==> flow/design.v <==
module PWM_duty_cycle (
    input clk,            
    input rst,            
    input pwm_in,         
    output reg [7:0] duty_cycle   
);
    reg [15:0] high_count, total_count;   
    reg pwm_prev;        
    reg update_flag;     
    reg first_period;    
    always @(posedge clk or posedge rst) begin
        if (rst) begin
            high_count <= 0;
            total_count <= 0;
            duty_cycle <= 0;
            pwm_prev <= 0;
            update_flag <= 0;
            first_period <= 1;   
        end else begin
            total_count <= total_count + 1;
            if (pwm_in) high_count <= high_count + 1;
            if (pwm_prev && ~pwm_in) begin
                if (!first_period && total_count > 0) begin
                    duty_cycle <= (high_count * 100) / total_count;   
                end
                first_period <= 0;   
                high_count <= 0;
                total_count <= 0;
            end
            pwm_prev <= pwm_in;   
        end
    end
endmodule
From RTL to reports: PWM_duty_cycle
Each step is given for the RTL above and for the edited RTL.
Lines under "before" count in the file above, lines under "after" in the edited file.
"diff" is "after" less "before", of the values as shown; "change_rel_pct" is that difference over "before", in percent.
Library cell names are shortened.
{"block": "inputs", "top_module": "PWM_duty_cycle", "clk_port": "clk", "cell_library": "sky130hd", "pvt_corner": "tt_025C_1v80"}

The edit
Unified diff, file above to edited file.
A script made this edit. It changes what the design does and was not meant as an optimisation.
begin of diff
@@ -5,5 +5,5 @@
     output reg [7:0] duty_cycle   
 );
-    reg [15:0] high_count, total_count;   
+    reg [14:0] high_count, total_count;   
     reg pwm_prev;        
     reg update_flag;     
end of diff

After elaboration
Source: Yosys, flattened and elaborated, memories not mapped. Widths are those after wreduce. Registers that Yosys merges into a memory's read port (data or address) are not register bits. Print and check cells do not count. Equal cells are merged and count once.
{"block": "bits", "item": "ff_bits", "before": 42, "after": 40, "diff": -2, "change_rel_pct": -4.76}
{"block": "bits", "item": "input_bits", "before": 3, "after": 3, "diff": 0, "change_rel_pct": 0.00}
{"block": "bits", "item": "out_inout_bits", "before": 8, "after": 8, "diff": 0, "change_rel_pct": 0.00}
{"block": "bits", "item": "word_cells", "before": 19, "after": 19, "diff": 0, "change_rel_pct": 0.00}
{"block": "op_classes", "item": "n_addsub", "before": 2, "after": 2, "diff": 0, "change_rel_pct": 0.00}
{"block": "op_classes", "item": "n_mul", "before": 1, "after": 1, "diff": 0, "change_rel_pct": 0.00}
{"block": "op_classes", "item": "div_mod_pow", "before": 1, "after": 1, "diff": 0, "change_rel_pct": 0.00}
{"block": "op_classes", "item": "n_cmp", "before": 1, "after": 1, "diff": 0, "change_rel_pct": 0.00}
{"block": "op_classes", "item": "n_mux", "before": 3, "after": 3, "diff": 0, "change_rel_pct": 0.00}
{"block": "op_classes", "item": "bitwise", "before": 1, "after": 1, "diff": 0, "change_rel_pct": 0.00}
{"block": "op_classes", "item": "reduce_logical", "before": 5, "after": 5, "diff": 0, "change_rel_pct": 0.00}
{"block": "ops", "cell": "2-to-1 mux 16 bit", "before": 3, "after": 0, "diff": -3, "change_rel_pct": -100.00}
{"block": "ops", "cell": "2-to-1 mux 15 bit", "before": 0, "after": 3, "diff": 3}
{"block": "ops", "cell": "adder 16 x 1 -> 16 bit (second input constant)", "before": 2, "after": 0, "diff": -2, "change_rel_pct": -100.00}
{"block": "ops", "cell": "adder 15 x 1 -> 15 bit (second input constant)", "before": 0, "after": 2, "diff": 2}
{"block": "ops", "cell": "divider 32 x 16 -> 32 bit", "before": 1, "after": 0, "diff": -1, "change_rel_pct": -100.00}
{"block": "ops", "cell": "greater-than comparator 16 x 1 -> 1 bit (second input constant)", "before": 1, "after": 0, "diff": -1, "change_rel_pct": -100.00}
{"block": "ops", "cell": "multiplier 16 x 5 -> 21 bit (second input constant)", "before": 1, "after": 0, "diff": -1, "change_rel_pct": -100.00}
{"block": "ops", "cell": "divider 32 x 15 -> 32 bit", "before": 0, "after": 1, "diff": 1}
{"block": "ops", "cell": "greater-than comparator 15 x 1 -> 1 bit (second input constant)", "before": 0, "after": 1, "diff": 1}
{"block": "ops", "cell": "multiplier 15 x 5 -> 20 bit (second input constant)", "before": 0, "after": 1, "diff": 1}
Operator kinds equal on both sides are left out: 5.

Logic depth
Yosys ltp: most cells in a row. Word level: on the elaborated netlist, between registers, memories and ports. Mapped: between sequential cells and ports; inverters and the memories' decode and read muxes count.
{"block": "depth", "item": "ltp_word", "before": 3, "after": 3, "diff": 0, "change_rel_pct": 0.00}
{"block": "depth", "item": "abc_area", "before": "0", "after": "0"}
{"block": "depth", "item": "ltp_mapped", "before": 619, "after": 573, "diff": -46, "change_rel_pct": -7.43}
{"block": "depth", "item": "depth_no_buf", "before": 549, "after": 512, "diff": -37, "change_rel_pct": -6.74}

After synthesis
Yosys stat after the flow's synthesis: flattened, memories mapped to cells. It holds for the ABC_AREA given above (unset counts as 0); a run with the other value may have another netlist.
{"block": "synth_totals", "item": "cells", "before": 5606, "after": 6027, "diff": 421, "change_rel_pct": 7.51}
{"block": "synth_totals", "item": "yosys_area_um2", "before": 40039.7, "after": 40630.2, "diff": 590.5, "change_rel_pct": 1.47}
{"block": "synth_totals", "item": "sequential_area_um2", "before": 1052.3, "after": 1002.2, "diff": -50.1, "change_rel_pct": -4.76}
{"block": "synth_totals", "item": "ffs", "before": 42, "after": 40, "diff": -2, "change_rel_pct": -4.76}
{"block": "synth_totals", "item": "buf_cells", "before": 175, "after": 205, "diff": 30, "change_rel_pct": 17.14}
{"block": "by_type", "cell": "nand2_1", "before": 401, "after": 496, "diff": 95, "change_rel_pct": 23.69}
{"block": "by_type", "cell": "clkbuf_1", "before": 73, "after": 125, "diff": 52, "change_rel_pct": 71.23}
{"block": "by_type", "cell": "nor2_1", "before": 594, "after": 644, "diff": 50, "change_rel_pct": 8.42}
{"block": "by_type", "cell": "mux2_2", "before": 115, "after": 66, "diff": -49, "change_rel_pct": -42.61}
{"block": "by_type", "cell": "a31oi_1", "before": 45, "after": 93, "diff": 48, "change_rel_pct": 106.67}
{"block": "by_type", "cell": "o21ai_0", "before": 320, "after": 366, "diff": 46, "change_rel_pct": 14.38}
{"block": "by_type", "cell": "a21oi_1", "before": 573, "after": 612, "diff": 39, "change_rel_pct": 6.81}
{"block": "by_type", "cell": "nand4_1", "before": 124, "after": 162, "diff": 38, "change_rel_pct": 30.65}
{"block": "by_type", "cell": "and3_1", "before": 45, "after": 77, "diff": 32, "change_rel_pct": 71.11}
{"block": "by_type", "cell": "inv_1", "before": 199, "after": 229, "diff": 30, "change_rel_pct": 15.08}
{"block": "by_type", "cell": "o21ai_1", "before": 14, "after": 44, "diff": 30, "change_rel_pct": 214.29}
{"block": "by_type", "cell": "xnor2_1", "before": 316, "after": 345, "diff": 29, "change_rel_pct": 9.18}
{"block": "by_type", "cell": "a21o_1", "before": 223, "after": 194, "diff": -29, "change_rel_pct": -13.00}
{"block": "by_type", "cell": "and2_1", "before": 70, "after": 98, "diff": 28, "change_rel_pct": 40.00}
{"block": "by_type", "cell": "buf_2", "before": 11, "after": 39, "diff": 28, "change_rel_pct": 254.55}
{"block": "by_type", "cell": "or2_2", "before": 44, "after": 21, "diff": -23, "change_rel_pct": -52.27}
{"block": "by_type", "cell": "or3_1", "before": 37, "after": 60, "diff": 23, "change_rel_pct": 62.16}
{"block": "by_type", "cell": "a211oi_1", "before": 29, "after": 52, "diff": 23, "change_rel_pct": 79.31}
Cell types equal on both sides are left out: 11.
Not every row of either side is listed.

Path before layout
Path of least setup slack by OpenSTA after synthesis, without wires, with an ideal clock, recovery checks aside; 20% of the period is set as input and as output delay. Where synthesis merged equal registers, the netlist keeps one of their names.
{"block": "synth_path", "item": "path_kind", "before": "reg-to-reg", "after": "reg-to-reg"}
{"block": "synth_path", "item": "from", "before": "register high_count[2]", "after": "register high_count[8]"}
{"block": "synth_path", "item": "to", "before": "register duty_cycle[0]", "after": "register duty_cycle[0]"}
{"block": "synth_path", "item": "clock_period_ns", "before": 110.0, "after": 110.0, "diff": 0.0, "change_rel_pct": 0.00}
{"block": "synth_path", "item": "launch_ns", "before": 0.000, "after": 0.000, "diff": 0.000}
{"block": "synth_path", "item": "arrival_time_ns", "before": 100.543, "after": 95.911, "diff": -4.632, "change_rel_pct": -4.61}
{"block": "synth_path", "item": "required_ns", "before": 109.849, "after": 109.852, "diff": 0.003, "change_rel_pct": 0.00}
{"block": "synth_path", "item": "setup_slack_ns", "before": 9.306, "after": 13.941, "diff": 4.635}
{"block": "synth_path", "item": "path_delay_ns", "before": 100.694, "after": 96.059, "diff": -4.635, "change_rel_pct": -4.60}
{"block": "synth_path", "item": "stages", "before": 598, "after": 542, "diff": -56, "change_rel_pct": -9.36}
{"block": "synth_path", "item": "n_path_buf", "before": 69, "after": 67, "diff": -2, "change_rel_pct": -2.90}
{"block": "synth_path", "item": "synth_period_reached_ns", "before": 100.694, "after": 96.059, "diff": -4.635, "change_rel_pct": -4.60}
"path_delay_ns" = arrival - input delay + setup time.
"stages": output pins that drive a net of the path, with the launching flip-flop's if there is one; two outputs of one cell count as two.
"synth_period_reached_ns" is the clock period less the worst setup slack; recovery checks do not enter. This is arithmetic on one report: input and output delays are still those of the set period (20% each).
The rows between start and end are the longest chain of elaborated cells between them; the timing report does not say that the signal goes this way. Where chains are equally long, one stands for them.
Each line given opens the expression or statement behind the cell; cells for indexed reads and writes are added by Yosys, which also makes memories of some case tables.
At most two assigning lines are given for a register; there are more.
{"block": "synth_between_before", "cell_sequence": "dfrtp_1 > clkbuf_1 > inv_1 > ha_1 > ha_1 > ha_1 > inv_1 > fa_1 > nand2b_1 > a21bo_4 > a21oi_1 > xnor2_1 > and4_2 > nand3_1 > or4_1 > a32oi_1 > nor2_1 > ha_1 > [562 not listed] > nand3_1 > nand4b_2 > buf_2 > buf_2 > nor2_1 > a21oi_1 > ha_1 > a21o_1 > a21o_1 > a21oi_1 > nand2_1 > nand2_1 > a21oi_1 > nor4_1 > nand3_1 > a211o_1 > a2111oi_1 > a41oi_1", "elab_chain_len": 2, "cone_cells": 2, "cone_lines": 1}
{"block": "synth_lines_before", "item": "start: declaration", "line": 7, "source": "reg [15:0] high_count, total_count;"}
{"block": "synth_lines_before", "item": "start: assignment", "line": 13, "source": "high_count <= 0;"}
{"block": "synth_lines_before", "item": "start: assignment", "line": 21, "source": "if (pwm_in) high_count <= high_count + 1;"}
{"block": "synth_lines_before", "item": "multiplier 16 x 5 -> 21 bit", "line": 24, "source": "duty_cycle <= (high_count * 100) / total_count;"}
{"block": "synth_lines_before", "item": "divider 32 x 16 -> 32 bit", "line": 24}
{"block": "synth_lines_before", "item": "end: assignment", "line": 15, "source": "duty_cycle <= 0;"}
{"block": "synth_lines_before", "item": "end: assignment", "line": 24}
{"block": "synth_lines_before", "item": "end: declaration", "line": 5, "source": "output reg [7:0] duty_cycle"}
{"block": "synth_between_after", "cell_sequence": "dfrtp_1 > ha_1 > ha_1 > inv_1 > fa_1 > inv_1 > ha_1 > buf_2 > a21oi_1 > o21ai_1 > or2_2 > o211ai_1 > nand2_2 > or4_4 > nor2_1 > xnor2_1 > nor2_1 > ha_1 > [506 not listed] > nand4_2 > or2_1 > buf_4 > buf_2 > mux2_1 > ha_1 > a21oi_1 > nor2b_1 > o21ai_0 > nand2b_1 > a21oi_1 > nor2b_1 > o21ai_0 > nand4b_1 > nor2_1 > o21ai_0 > a2111oi_2 > a41oi_1", "elab_chain_len": 2, "cone_cells": 2, "cone_lines": 1}
{"block": "synth_lines_after", "item": "start: declaration", "line": 7, "source": "reg [14:0] high_count, total_count;"}
{"block": "synth_lines_after", "item": "start: assignment", "line": 13, "source": "high_count <= 0;"}
{"block": "synth_lines_after", "item": "start: assignment", "line": 21, "source": "if (pwm_in) high_count <= high_count + 1;"}
{"block": "synth_lines_after", "item": "multiplier 15 x 5 -> 20 bit", "line": 24, "source": "duty_cycle <= (high_count * 100) / total_count;"}
{"block": "synth_lines_after", "item": "divider 32 x 15 -> 32 bit", "line": 24}
{"block": "synth_lines_after", "item": "end: assignment", "line": 15, "source": "duty_cycle <= 0;"}
{"block": "synth_lines_after", "item": "end: assignment", "line": 24}
{"block": "synth_lines_after", "item": "end: declaration", "line": 5, "source": "output reg [7:0] duty_cycle"}

Worst path after layout
From the final timing report of the runs of pair A: the path of least setup slack in the routed layout; clock arrival at registers is part of the times.
{"block": "layout_path", "item": "path_kind", "before": "reg-to-reg", "after": "reg-to-reg"}
{"block": "layout_path", "item": "from", "before": "register high_count[11]", "after": "register high_count[4]"}
{"block": "layout_path", "item": "to", "before": "register duty_cycle[0]", "after": "register duty_cycle[0]"}
{"block": "layout_path", "item": "clock_period_ns", "before": 104.0, "after": 104.0, "diff": 0.0, "change_rel_pct": 0.00}
{"block": "layout_path", "item": "launch_ns", "before": 0.30, "after": 0.33, "diff": 0.03, "change_rel_pct": 10.00}
{"block": "layout_path", "item": "arrival_time_ns", "before": 96.90, "after": 96.32, "diff": -0.58, "change_rel_pct": -0.60}
{"block": "layout_path", "item": "required_ns", "before": 104.16, "after": 104.19, "diff": 0.03, "change_rel_pct": 0.03}
{"block": "layout_path", "item": "setup_slack_ns", "before": 7.26, "after": 7.87, "diff": 0.61}
{"block": "layout_path", "item": "stages", "before": 543, "after": 487, "diff": -56, "change_rel_pct": -10.31}
{"block": "layout_path", "item": "n_path_buf", "before": 11, "after": 21, "diff": 10, "change_rel_pct": 90.91}
The rows between start and end are the longest chain of elaborated cells between them; the timing report does not say that the signal goes this way. Where chains are equally long, one stands for them.
At most two assigning lines are given for a register; there are more.
{"block": "layout_between_before", "cell_sequence": "dfrtp_1 > ha_1 > ha_1 > inv_1 > fa_1 > inv_1 > ha_1 > a21oi_2 > nand2b_1 > or4_1 > o32ai_2 > o211ai_2 > buf_4 > nor3_4 > a32oi_2 > xnor2_2 > inv_1 > buf_4 > [507 not listed] > a21oi_2 > nand3_1 > nor3_2 > nand3_1 > nand4b_4 > buf_4 > nor2_1 > a21oi_1 > ha_1 > a21o_1 > a21o_1 > a21oi_1 > o21ai_0 > nor4_1 > nand3_1 > a211o_1 > a2111oi_1 > a41oi_1", "elab_chain_len": 2, "cone_cells": 2, "cone_lines": 1}
{"block": "layout_lines_before", "item": "start: declaration", "line": 7, "source": "reg [15:0] high_count, total_count;"}
{"block": "layout_lines_before", "item": "start: assignment", "line": 13, "source": "high_count <= 0;"}
{"block": "layout_lines_before", "item": "start: assignment", "line": 21, "source": "if (pwm_in) high_count <= high_count + 1;"}
{"block": "layout_lines_before", "item": "multiplier 16 x 5 -> 21 bit", "line": 24, "source": "duty_cycle <= (high_count * 100) / total_count;"}
{"block": "layout_lines_before", "item": "divider 32 x 16 -> 32 bit", "line": 24}
{"block": "layout_lines_before", "item": "end: assignment", "line": 15, "source": "duty_cycle <= 0;"}
{"block": "layout_lines_before", "item": "end: assignment", "line": 24}
{"block": "layout_lines_before", "item": "end: declaration", "line": 5, "source": "output reg [7:0] duty_cycle"}
{"block": "layout_between_after", "cell_sequence": "dfrtp_1 > ha_1 > ha_1 > fa_1 > ha_1 > a21oi_1 > nand2_1 > o211a_1 > o41a_1 > and2_1 > or4_4 > o21ai_4 > nor2_1 > a211oi_2 > buf_4 > inv_2 > nor2_1 > buf_4 > [451 not listed] > nand4_1 > nor3_4 > nand4_2 > or2_4 > mux2_1 > ha_1 > a21oi_1 > nor2b_1 > o21ai_0 > nand2b_1 > a21oi_1 > nor2b_1 > o21ai_0 > nand4b_1 > nor2_1 > o21ai_0 > a2111oi_2 > a41oi_1", "elab_chain_len": 2, "cone_cells": 2, "cone_lines": 1}
{"block": "layout_lines_after", "item": "start: declaration", "line": 7, "source": "reg [14:0] high_count, total_count;"}
{"block": "layout_lines_after", "item": "start: assignment", "line": 13, "source": "high_count <= 0;"}
{"block": "layout_lines_after", "item": "start: assignment", "line": 21, "source": "if (pwm_in) high_count <= high_count + 1;"}
{"block": "layout_lines_after", "item": "multiplier 15 x 5 -> 20 bit", "line": 24, "source": "duty_cycle <= (high_count * 100) / total_count;"}
{"block": "layout_lines_after", "item": "divider 32 x 15 -> 32 bit", "line": 24}
{"block": "layout_lines_after", "item": "end: assignment", "line": 15, "source": "duty_cycle <= 0;"}
{"block": "layout_lines_after", "item": "end: assignment", "line": 24}
{"block": "layout_lines_after", "item": "end: declaration", "line": 5, "source": "output reg [7:0] duty_cycle"}

Measured runs
Runs of the flow (Yosys, OpenROAD) on both versions; the two runs of a pair have the same settings. The constraints put input and output delay at 20% of the set period each and load the outputs with 0.01 pF.
{"block": "settings_pair_A", "CORE_UTILIZATION": 40, "period_ns": 104.0, "CAP_MARGIN": 20, "CORE_MARGIN": 2, "SLEW_MARGIN": 20}
{"block": "measured_pair_A", "item": "yosys_chip_area_um2", "before": 40039.7, "after": 40630.2, "diff": 590.5, "change_rel_pct": 1.47}
{"block": "measured_pair_A", "item": "die_footprint_um2", "before": 102647.0, "after": 104142.0, "diff": 1495.0, "change_rel_pct": 1.46}
{"block": "measured_pair_A", "item": "layout_stdcell_area_um2", "before": 42667.2, "after": 43437.9, "diff": 770.7, "change_rel_pct": 1.81}
{"block": "measured_pair_A", "item": "layout_utilization_pct", "before": 42.8, "after": 43.2, "diff": 0.4}
{"block": "measured_pair_A", "item": "ws_setup_ns", "before": 7.261, "after": 7.873, "diff": 0.612}
{"block": "measured_pair_A", "item": "tns_setup_ns", "before": 0.000, "after": 0.000, "diff": 0.000}
{"block": "settings_pair_B", "CORE_UTILIZATION": 15, "CTS_CLUSTER_DIAMETER": 239, "GPL_ROUTABILITY_DRIVEN": 1, "GPL_TIMING_DRIVEN": 0, "HOLD_SLACK_MARGIN": -0.06, "PLACE_DENSITY_LB_ADDON": 0.19, "SETUP_SLACK_MARGIN": -2.0, "period_ns": 108.0, "CAP_MARGIN": 20, "CORE_MARGIN": 2, "SLEW_MARGIN": 20}
{"block": "measured_pair_B", "item": "yosys_chip_area_um2", "before": 40039.7, "after": 40630.2, "diff": 590.5, "change_rel_pct": 1.47}
{"block": "measured_pair_B", "item": "die_footprint_um2", "before": 271082.0, "after": 275048.0, "diff": 3966.0, "change_rel_pct": 1.46}
{"block": "measured_pair_B", "item": "layout_stdcell_area_um2", "before": 47897.2, "after": 47729.5, "diff": -167.7, "change_rel_pct": -0.35}
{"block": "measured_pair_B", "item": "layout_utilization_pct", "before": 18.1, "after": 17.7, "diff": -0.4}
{"block": "measured_pair_B", "item": "ws_setup_ns", "before": 5.295, "after": 5.520, "diff": 0.225}
{"block": "measured_pair_B", "item": "tns_setup_ns", "before": 0.000, "after": 0.000, "diff": 0.000}
